==> flow/design.v <==
module huff_encoder (
	clk,
	reset,
	io_in,
	io_out
);
	input wire clk;
	input wire reset;
	input wire [11:0] io_in;
	output reg [11:0] io_out;
	reg [23:0] data_in;
	reg [8:0] freq_in;
	reg [1:0] count;
	reg [3:0] odd_idx;
	reg [3:0] even_idx;
	wire [56:0] initial_node;
	reg [2:0] state;
	reg [19:0] huff_tree [0:5];
	reg [56:0] in_huff_tree;
	reg [2:0] in_pad;
	wire [2:0] out_pad;
	wire [75:0] out_huff_tree;
	wire [18:0] merged_node;
	reg [8:0] encoded_value;
	reg [8:0] encoded_mask;
	reg done;
	reg [14:0] character;
	reg [2:0] encoded_value_h [0:5];
	reg [2:0] a;
	reg [2:0] b;
	reg [2:0] c;
	reg [2:0] encoded_value_l;
	reg [2:0] encoded_value_r;
	reg is_n_odd;
	freq_calc freq_calc_ins(
		.data_in(data_in),
		.freq_in(freq_in),
		.node(initial_node)
	);
	node_sorter node_sorter_ins(
		.clk(clk),
		.input_node(in_huff_tree[0+:57]),
		.input_pad(in_pad),
		.output_node(out_huff_tree[19+:57]),
		.output_pad(out_pad)
	);
	assign out_huff_tree[0+:19] = 19'b0;
	merge_nodes merge_nodes_ins(
		.min_node(out_huff_tree[57+:19]),
		.second_min_node(out_huff_tree[38+:19]),
		.merged_node(merged_node)
	);
	always @(posedge clk) begin : huffman_enc
		if (reset) begin
			state <= 3'b001;
			a <= 3'd0;
			b <= 3'b000;
			c <= 3'b000;
			done = 'b0;
			in_pad <= 3'b000;
			begin : sv2v_autoblock_1
				reg signed [31:0] i;
				for (i = 0; i < 3; i = i + 1)
					begin
						encoded_value[(2 - i) * 3+:3] = 'b0;
						encoded_mask[(2 - i) * 3+:3] = 'b0;
						in_huff_tree[((2 - i) * 19) + 18-:5] <= 'b0;
						in_huff_tree[((2 - i) * 19) + 13-:3] <= 'b0;
						in_huff_tree[((2 - i) * 19) + 10] <= 'b0;
						in_huff_tree[((2 - i) * 19) + 9-:5] <= 'b0;
						in_huff_tree[((2 - i) * 19) + 4-:5] <= 'b0;
						character[(2 - i) * 5+:5] = 'b0;
					end
			end
			begin : sv2v_autoblock_2
				reg signed [31:0] i;
				for (i = 0; i < 6; i = i + 1)
					begin
						encoded_value_h[i] = 'b0;
						huff_tree[i][19-:5] = 'b0;
						huff_tree[i][14] = 1'b0;
						huff_tree[i][3-:2] = 'b0;
						huff_tree[i][13-:5] = 'b0;
						huff_tree[i][8-:5] = 'b0;
						huff_tree[i][1-:2] = 'b0;
					end
			end
			encoded_value_l = 'b0;
			encoded_value_r = 'b0;
		end
		else
			case (state)
				3'b001: begin
					done = 'b0;
					io_out <= 'b0;
					a <= 'b0;
					b <= 'b0;
					if (io_in[11] == 1'b1) begin
						if (c < 3) begin
							data_in[(2 - c) * 8+:8] <= io_in[7:0];
							freq_in[(2 - c) * 3+:3] <= io_in[10:8];
						end
						c <= c + 1'b1;
					end
					state <= (c == 3 ? 3'b010 : 3'b001);
				end
				3'b010: begin
					count = 3;
					begin : sv2v_autoblock_3
						reg signed [31:0] i;
						for (i = 0; i < 3; i = i + 1)
							in_huff_tree[(2 - i) * 19+:19] <= initial_node[(2 - i) * 19+:19];
					end
					in_pad <= 3'b000;
					state <= 3'b011;
				end
				3'b011: state <= 3'b100;
				3'b100: begin
					in_huff_tree[38+:19] <= merged_node;
					in_huff_tree[0+:38] <= out_huff_tree[0+:38];
					in_pad <= {out_pad[2] | out_pad[1], out_pad[0], 1'b1};
					count = count - 1'b1;
					even_idx = count << 1'b1;
					odd_idx = even_idx + 1'b1;
					huff_tree[even_idx][19-:5] = out_huff_tree[75-:5];
					huff_tree[odd_idx][19-:5] = out_huff_tree[56-:5];
					huff_tree[even_idx][14] = out_huff_tree[67];
					huff_tree[odd_idx][14] = out_huff_tree[48];
					huff_tree[even_idx][13-:5] = out_huff_tree[66-:5];
					huff_tree[odd_idx][13-:5] = out_huff_tree[47-:5];
					huff_tree[even_idx][8-:5] = out_huff_tree[61-:5];
					huff_tree[odd_idx][8-:5] = out_huff_tree[42-:5];
					huff_tree[1][19-:5] = out_huff_tree[75-:5];
					huff_tree[1][14] = out_huff_tree[67];
					huff_tree[1][13-:5] = out_huff_tree[66-:5];
					huff_tree[1][8-:5] = out_huff_tree[61-:5];
					if (!(count[0] | count[1]))
						state <= 3'b101;
					else
						state <= 3'b011;
				end
				3'b101: begin
					begin : sv2v_autoblock_4
						reg signed [31:0] l;
						for (l = 5; l > 1; l = l - 1)
							begin : sv2v_autoblock_5
								reg signed [31:0] n;
								for (n = 1; n < 6; n = n + 1)
									if ((huff_tree[n][14] == 'b0) && ((huff_tree[n][13-:5] == huff_tree[l][19-:5]) || (huff_tree[n][8-:5] == huff_tree[l][19-:5])))
										huff_tree[l][3-:2] = n;
							end
					end
					begin : sv2v_autoblock_6
						reg signed [31:0] n;
						for (n = 2; n < 6; n = n + 1)
							huff_tree[n][1-:2] = huff_tree[huff_tree[n][3-:2]][1-:2] + 1'b1;
					end
					state <= 3'b110;
				end
				3'b110: begin
					begin : sv2v_autoblock_7
						reg signed [31:0] n;
						for (n = 2; n < 6; n = n + 1)
							begin
								encoded_value_l = encoded_value_h[huff_tree[n][3-:2]] << 1'b1;
								encoded_value_r = (encoded_value_h[huff_tree[n][3-:2]] << 1'b1) | 1'b1;
								is_n_odd = n[0];
								if (huff_tree[n][3-:2] != 1'b1)
									encoded_value_h[n] = (is_n_odd ? encoded_value_r : encoded_value_l);
								else if (huff_tree[n][3-:2] == 1'b1)
									encoded_value_h[n][0] = (is_n_odd ? 1'b1 : 1'b0);
							end
					end
					begin : sv2v_autoblock_8
						integer i;
						for (i = 0; i <= 2; i = i + 1)
							begin : sv2v_autoblock_9
								reg signed [31:0] n;
								for (n = 1; n < 6; n = n + 1)
									if ((huff_tree[n][19-:5] == data_in[((2 - i) * 8) + 3-:4]) && (huff_tree[n][14] == 'b1)) begin
										encoded_mask[(2 - i) * 3+:3] = (1'b1 << huff_tree[n][1-:2]) - 1'b1;
										encoded_value[(2 - i) * 3+:3] = encoded_value_h[n];
										character[(2 - i) * 5+:5] = huff_tree[n][19-:5];
									end
							end
					end
					state <= 3'b111;
				end
				3'b111: begin
					c <= 'b0;
					done = 1'b1;
					io_out[8:0] <= (b[0] == 1'b0 ? {done, 3'b011, (a > 2 ? 5'b00000 : character[(2 - a) * 5+:5])} : {done, 2'b00, encoded_mask[(2 - a) * 3+:3], encoded_value[(2 - a) * 3+:3]});
					b <= b + 1'b1;
					a <= (b[0] == 1'b1 ? a + 1 : a);
					state <= (a > 2 ? 3'b001 : 3'b111);
				end
				default: state <= 3'b001;
			endcase
	end
endmodule
module freq_calc (
	data_in,
	freq_in,
	node
);
	input wire [23:0] data_in;
	input wire [8:0] freq_in;
	output reg [56:0] node;
	always @(*) begin : sv2v_autoblock_1
		reg signed [31:0] i;
		for (i = 0; i < 3; i = i + 1)
			begin
				node[((2 - i) * 19) + 18-:5] = data_in[(2 - i) * 8+:8];
				node[((2 - i) * 19) + 13-:3] = freq_in[(2 - i) * 3+:3];
				node[((2 - i) * 19) + 9-:5] = 'b0;
				node[((2 - i) * 19) + 4-:5] = 'b0;
				node[((2 - i) * 19) + 10] = 1'b1;
			end
	end
endmodule
module node_sorter (
	clk,
	input_node,
	input_pad,
	output_node,
	output_pad
);
	input wire clk;
	input wire [56:0] input_node;
	input wire [2:0] input_pad;
	output reg [56:0] output_node;
	output reg [2:0] output_pad;
	reg [18:0] temp_node;
	reg [56:0] sort_tmp;
	reg [2:0] pad_tmp;
	always @(posedge clk) begin
		begin : sv2v_autoblock_1
			reg signed [31:0] i;
			for (i = 0; i < 3; i = i + 1)
				sort_tmp = input_node;
		end
		pad_tmp = input_pad;
		begin : sv2v_autoblock_2
			reg signed [31:0] j;
			for (j = 0; j < 2; j = j + 1)
				begin : sv2v_autoblock_3
					reg signed [31:0] k;
					for (k = 0; k < 2; k = k + 1)
						if (!(pad_tmp[2 - k] | pad_tmp[2 - (k + 1)]) && (((sort_tmp[((2 - k) * 19) + 13-:3] == sort_tmp[((2 - (k + 1)) * 19) + 13-:3]) && (sort_tmp[((2 - k) * 19) + 18-:5] > sort_tmp[((2 - (k + 1)) * 19) + 18-:5])) || (sort_tmp[((2 - k) * 19) + 13-:3] > sort_tmp[((2 - (k + 1)) * 19) + 13-:3]))) begin
							temp_node = sort_tmp[(2 - k) * 19+:19];
							sort_tmp[(2 - k) * 19+:19] = sort_tmp[(2 - (k + 1)) * 19+:19];
							sort_tmp[(2 - (k + 1)) * 19+:19] = temp_node;
							pad_tmp[2 - k] = 1'b0;
							pad_tmp[2 - (k + 1)] = 1'b0;
						end
				end
		end
		output_node <= sort_tmp;
		output_pad <= pad_tmp;
	end
endmodule
module merge_nodes (
	min_node,
	second_min_node,
	merged_node
);
	input wire [18:0] min_node;
	input wire [18:0] second_min_node;
	output wire [18:0] merged_node;
	assign merged_node[18-:5] = min_node[18-:5] + second_min_node[18-:5];
	assign merged_node[13-:3] = min_node[13-:3] + second_min_node[13-:3];
	assign merged_node[9-:5] = min_node[18-:5];
	assign merged_node[4-:5] = second_min_node[18-:5];
	assign merged_node[10] = 1'b0;
endmodule
`default_nettype none
module my_chip (
    input logic [11:0] io_in,  
    output logic [11:0] io_out,  
    input logic clock,
    input logic reset  
);
    huff_encoder DUT(.clk(clock), .reset(reset), .io_in(io_in), .io_out(io_out));  
endmodule
# --- Step by step through the tools: my_chip ---
# What the tools print for my_chip, step after step.
# Lines are those of the file above, counted from 1.
# Operators carry their Yosys type and port widths (W data, S select, Z words).
# Cell names lack the library's common part.
setup:
  top_module: "my_chip"
  clock_port: "clock"
  lib: "sky130hd"
  lib_corner: "tt_025C_1v80"

# --- Word-level counts ---
# Counts by Yosys on the flattened word-level netlist (proc, flatten, opt, wreduce). Print and check cells are left out.
classes:
  add_sub_neg: 19
  multipliers: 3
  compare: 10
  n_eq: 107
  shift: 11
  mux: 164
  bitwise: 18
  n_reduce_logical: 102
ops:
  columns: ["op", "count"]
  rows:
  - ["$eq A5 B5 Y1", 40]
  - ["$mux W5", 34]
  - ["$mux W19", 8]
  - ["$mul A32 B2 Y32 const B", 2]
  - ["$mul A32 B3 Y32 const B", 1]
  - ["$mux W3", 31]
  - ["$mux W2", 43]
  - ["$eq A5 B4 Y1", 15]
  - ["$pmux W5 S2", 7]
  - ["$neg A32 Y33", 2]
  - ["$shiftx A9 B32 Y3", 2]
  - ["$logic_and A1 B1 Y1", 43]
  - ["$pmux W3 S2", 7]
  - ["$eq A2 B2 Y1 const B", 17]
  - ["$shift A3 B33 Y9", 1]
  - ["$shift A3 B33 Y9 const A", 1]
  - ["$shift A8 B33 Y24", 1]
  - ["$shift A8 B33 Y24 const A", 1]
  - ["$shiftx A15 B32 Y5", 1]
  - ["$pmux W2 S4", 4]
  - ["$eq A2 B1 Y1 const B", 13]
  - ["$logic_or A1 B1 Y1", 24]
  - ["$and A24 B24 Y24", 1]
  - ["$or A24 B24 Y24", 1]
  - ["$not A24 Y24", 1]
  - ["$pmux W2 S3", 4]
  - ["$reduce_and A2 Y1", 11]
  - ["$pmux W3 S7", 1]
# Not listed: further kinds 34, cells in them 117.
bits:
  regBits: 306
  in_bits: 14
  output_inout_bits: 12

# --- Logic depth ---
# Depth = most cells in a row (Yosys ltp): at word level without a register or memory, in the mapped netlist without a sequential cell, where the memories' decode and read muxes count.
logic_depth:
  word_depth: 23
  abc_area: 1
  mapped_depth: 43
  depth_no_buf: 37

# --- Mapped cells and area ---
# Source: synth_stat.txt of the flow (Yosys; design flattened, memories mapped). It holds for the ABC_AREA given above (unset counts as 0); a run with the other value may have another netlist.
# The area totals of this step are shown rounded.
by_type:
  columns: ["cell", "count", "type_area_um2"]
  rows:
  - ["dfxtp_1", 262, 5245.03]
  - ["nand2_1", 617, 2.32E+03]
  - ["o21ai_0", 347, 1.74E+03]
  - ["edfxtp_1", 34, 1.02E+03]
  - ["inv_1", 263, 987.197]
  - ["a21oi_1", 176, 880.845]
  - ["ha_1", 67, 838.304]
  - ["nor2_1", 194, 728.198]
  - ["xor2_1", 68, 595.571]
  - ["nand3_1", 110, 550.528]
  - ["xnor2_1", 52, 455.437]
  - ["clkbuf_1", 104, 390.374]
  - ["o22ai_1", 56, 350.336]
  - ["a211oi_1", 35, 262.752]
  - ["o211ai_1", 28, 210.202]
  - ["o221ai_1", 23, 201.443]
  - ["buf_2", 39, 195.187]
  - ["nor3_1", 37, 185.178]
# Not listed: further types 43, cells in them 263.
mapped:
  cell_count: 2775
  yosys_area_um2: 19120
  ffs: 296
  buf_cells: 181

# --- Path before layout ---
# Source: OpenSTA report_checks on the synthesized netlist (no wires, ideal clock, input and output delay 20% of the period each), path of least setup slack; recovery checks are left aside. Register names are those of the netlist, which keeps one name where synthesis merged equal registers.
synth_timing:
  path_type: "register to register"
  startpoint: "register DUT.in_huff_tree[37]"
  endpoint: "register DUT.node_sorter_ins.output_node[30]"
  tclk_ns: 12.0
  launch_ns: 0.000
  arrival_time_ns: 5.898
  t_required_ns: 11.926
  setup_slack_ns: 6.028
  path_delay_ns: 5.972
  driving_pins: 44
  n_path_buf: 6
  period_less_setup_slack_ns: 5.972
# "path_delay_ns" is the arrival time less input delay plus setup time.
# "driving_pins" counts driving pins, that of a launching flip-flop among them; a cell with two outputs on the path counts twice.
# "period_less_setup_slack_ns" = period - worst setup slack (recovery checks aside). The figure is calculated, with input and output delays left at 20% of the set period.
# Between the ends stands the longest chain of elaborated cells between them, by number of cells; it is not shown to be the way that was timed. Of several equally long chains one is given.
# A line is the first line of the expression or statement that the cell stems from. Yosys adds cells for indexed reads and writes and turns some case tables into memories.
# At most two assigning lines are given for a register; there are more.
synth_via:
  cell_sequence: "dfxtp_1 inv_1 ha_1 a21oi_1 o221ai_1 o21ai_0 nand4_1 nand2_2 inv_2 buf_2 nand2_1 o21ai_0 ha_1 nand4_1 o221ai_1 o21ai_0 nand4_1 nand2_1 [... 8 more ...] nand4_1 nand3_1 clkbuf_1 inv_1 clkbuf_1 nand2_1 o21ai_0 ha_1 nand4_1 o221ai_1 o21ai_0 nand2_1 nand3_1 inv_1 clkbuf_1 clkbuf_1 nand2_1 o21ai_0"
  elab_chain_len: 20
synth_rtl:
  columns: ["element", "line", "text"]
  rows:
  - ["start, declared", 19, "reg [56:0] in_huff_tree;"]
  - ["start, assigned", 112, "in_huff_tree[(2 - i) * 19+:19] <= initial_node[(2 - i) * 19+:19];"]
  - ["start, assigned", 120, "in_huff_tree[0+:38] <= out_huff_tree[0+:38];"]
  - ["$gt A5 B5 Y1", 249, "if (!(pad_tmp[2 - k] | pad_tmp[2 - (k + 1)]) && (((sort_tmp[((2 - k) * 19) + 13-:3] == sort_tmp[((2 - (k + 1)) ..."]
  - ["$logic_and A1 B1 Y1", 249, null]
  - ["$logic_or A1 B1 Y1", 249, null]
  - ["$logic_and A1 B1 Y1", 249, null]
  - ["$mux W19", 249, null]
  - ["$gt A5 B5 Y1", 249, null]
  - ["$logic_and A1 B1 Y1", 249, null]
  - ["[... 6 more ...]", null, null]
  - ["$logic_and A1 B1 Y1", 249, null]
  - ["$mux W19", 249, null]
  - ["$gt A5 B5 Y1", 249, null]
  - ["$logic_and A1 B1 Y1", 249, null]
  - ["$logic_or A1 B1 Y1", 249, null]
  - ["$logic_and A1 B1 Y1", 249, null]
  - ["$mux W19", 249, null]
  - ["end, assigned", 258, "output_node <= sort_tmp;"]
  - ["end, declared", 231, "output reg [56:0] output_node;"]

# --- Path in the finished layout ---
# From the final timing report of run A: the path of least setup slack in the routed layout; clock arrival at registers is part of the times.
layout_timing:
  path_type: "register to register"
  startpoint: "register DUT.in_huff_tree[37]"
  endpoint: "register DUT.node_sorter_ins.output_node[21]"
  tclk_ns: 8.6
  launch_ns: 0.55
  arrival_time_ns: 7.36
  t_required_ns: 9.03
  setup_slack_ns: 1.67
  driving_pins: 36
  n_path_buf: 1
# Between the ends stands the longest chain of elaborated cells between them, by number of cells; it is not shown to be the way that was timed. Of several equally long chains one is given.
# At most two assigning lines are given for a register; there are more.
layout_via:
  cell_sequence: "dfxtp_1 inv_1 ha_1 a21oi_1 o221ai_1 o21ai_0 nand4_1 nand2_2 inv_2 nand2_1 o21ai_0 ha_1 nand4_1 o221ai_1 o21ai_0 nand4_1 nand2_1 inv_1 o21ai_0 ha_1 nand4_1 o221ai_1 o21ai_0 nand4_1 nand3_2 inv_1 o21ai_0 ha_1 nand4_1 o221ai_1 o21ai_0 nand2_1 nand3_1 inv_2 buf_4 o21ai_0"
  elab_chain_len: 20
layout_rtl:
  columns: ["element", "line", "text"]
  rows:
  - ["start, declared", 19, "reg [56:0] in_huff_tree;"]
  - ["start, assigned", 112, "in_huff_tree[(2 - i) * 19+:19] <= initial_node[(2 - i) * 19+:19];"]
  - ["start, assigned", 120, "in_huff_tree[0+:38] <= out_huff_tree[0+:38];"]
  - ["$gt A5 B5 Y1", 249, "if (!(pad_tmp[2 - k] | pad_tmp[2 - (k + 1)]) && (((sort_tmp[((2 - k) * 19) + 13-:3] == sort_tmp[((2 - (k + 1)) ..."]
  - ["$logic_and A1 B1 Y1", 249, null]
  - ["$logic_or A1 B1 Y1", 249, null]
  - ["$logic_and A1 B1 Y1", 249, null]
  - ["$mux W19", 249, null]
  - ["$gt A5 B5 Y1", 249, null]
  - ["$logic_and A1 B1 Y1", 249, null]
  - ["[... 6 more ...]", null, null]
  - ["$logic_and A1 B1 Y1", 249, null]
  - ["$mux W19", 249, null]
  - ["$gt A5 B5 Y1", 249, null]
  - ["$logic_and A1 B1 Y1", 249, null]
  - ["$logic_or A1 B1 Y1", 249, null]
  - ["$logic_and A1 B1 Y1", 249, null]
  - ["$mux W19", 249, null]
  - ["end, assigned", 258, "output_node <= sort_tmp;"]
  - ["end, declared", 231, "output reg [56:0] output_node;"]

Lab notebook: my_chip

Stored flow runs of my_chip (2 of them; Yosys, OpenROAD, sky130hd). They differ in their settings and are not a sequence. Constraints: input delay and output delay 20% of the set period each, output load 0.01 pF.
"critical_path_time_ns" is the time allowed to the run's worst setup path (the clock period less input and output delay, where it has them) less its slack. Clock arrival times count: a late capture clock shortens it, a late launch clock lengthens it.
Results are given in rounded form.

--- run A ---
==> flow/run.sh <==
#!/bin/bash
# the make line also repeats the synthesis and layout settings of config.mk as NAME=value (left out here)
make -C /OpenROAD-flow-scripts/flow DESIGN_CONFIG=/design/flow/config.mk WORK_HOME=/design/flow/orfs CLKGATE_MAP_FILE= finish
==> flow/config.mk <==
export PLATFORM = sky130hd
export DESIGN_NAME = my_chip
export DESIGN_NICKNAME = my_chip
export VERILOG_FILES = /design/flow/design.v
export SDC_FILE = /design/flow/constraint.sdc
export NUM_CORES = 4
export LEC_CHECK = 0
export ABC_AREA = 1
export CAP_MARGIN = 5
export CELL_PAD_IN_SITES_GLOBAL_PLACEMENT = 0
export CORE_MARGIN = 2
export CORE_UTILIZATION = 38
export MAX_ROUTING_LAYER = met4
export PLACE_DENSITY = 0.69
export SLEW_MARGIN = 40
==> flow/constraint.sdc <==
create_clock -name core_clock -period 8.6 [get_ports {clock}]
set_input_delay 1.7200 -clock core_clock [delete_from_list [all_inputs] [get_ports {clock}]]
set_output_delay 1.7200 -clock core_clock [all_outputs]
set_load 0.01 [all_outputs]

==> results, as YAML <==
results:
  synthesis_area_um2: 19120
  die_um2: 52110
  finish.stdcell_area_um2: 20690
  finalUtil_frac: 0.415
  timing.setup.ws_ns: 1.671
  setup_tns_ns: 0.000
  holdWs_ns: 0.362
  critical_path_time_ns: 6.93
  timing.worst_path_kind: "register to register"

--- run B ---
==> flow/run.sh <==
#!/bin/bash
# the make line also repeats the synthesis and layout settings of config.mk as NAME=value (left out here)
make -C /OpenROAD-flow-scripts/flow DESIGN_CONFIG=/design/flow/config.mk WORK_HOME=/design/flow/orfs CLKGATE_MAP_FILE= finish
==> flow/config.mk <==
export PLATFORM = sky130hd
export DESIGN_NAME = my_chip
export DESIGN_NICKNAME = my_chip
export VERILOG_FILES = /design/flow/design.v
export SDC_FILE = /design/flow/constraint.sdc
export NUM_CORES = 4
export LEC_CHECK = 0
export CAP_MARGIN = 0
export CORE_MARGIN = 2
export CORE_UTILIZATION = 40
export SETUP_SLACK_MARGIN = 2.36
export SLEW_MARGIN = 0
==> flow/constraint.sdc <==
create_clock -name core_clock -period 12.0 [get_ports {clock}]
set_input_delay 2.4000 -clock core_clock [delete_from_list [all_inputs] [get_ports {clock}]]
set_output_delay 2.4000 -clock core_clock [all_outputs]
set_load 0.01 [all_outputs]

==> results, as YAML <==
results:
  synthesis_area_um2: 19080
  die_um2: 49480
  finish.stdcell_area_um2: 20640
  finalUtil_frac: 0.435
  timing.setup.ws_ns: 2.970
  setup_tns_ns: 0.000
  holdWs_ns: 0.411
  critical_path_time_ns: 9.03
  timing.worst_path_kind: "register to register"
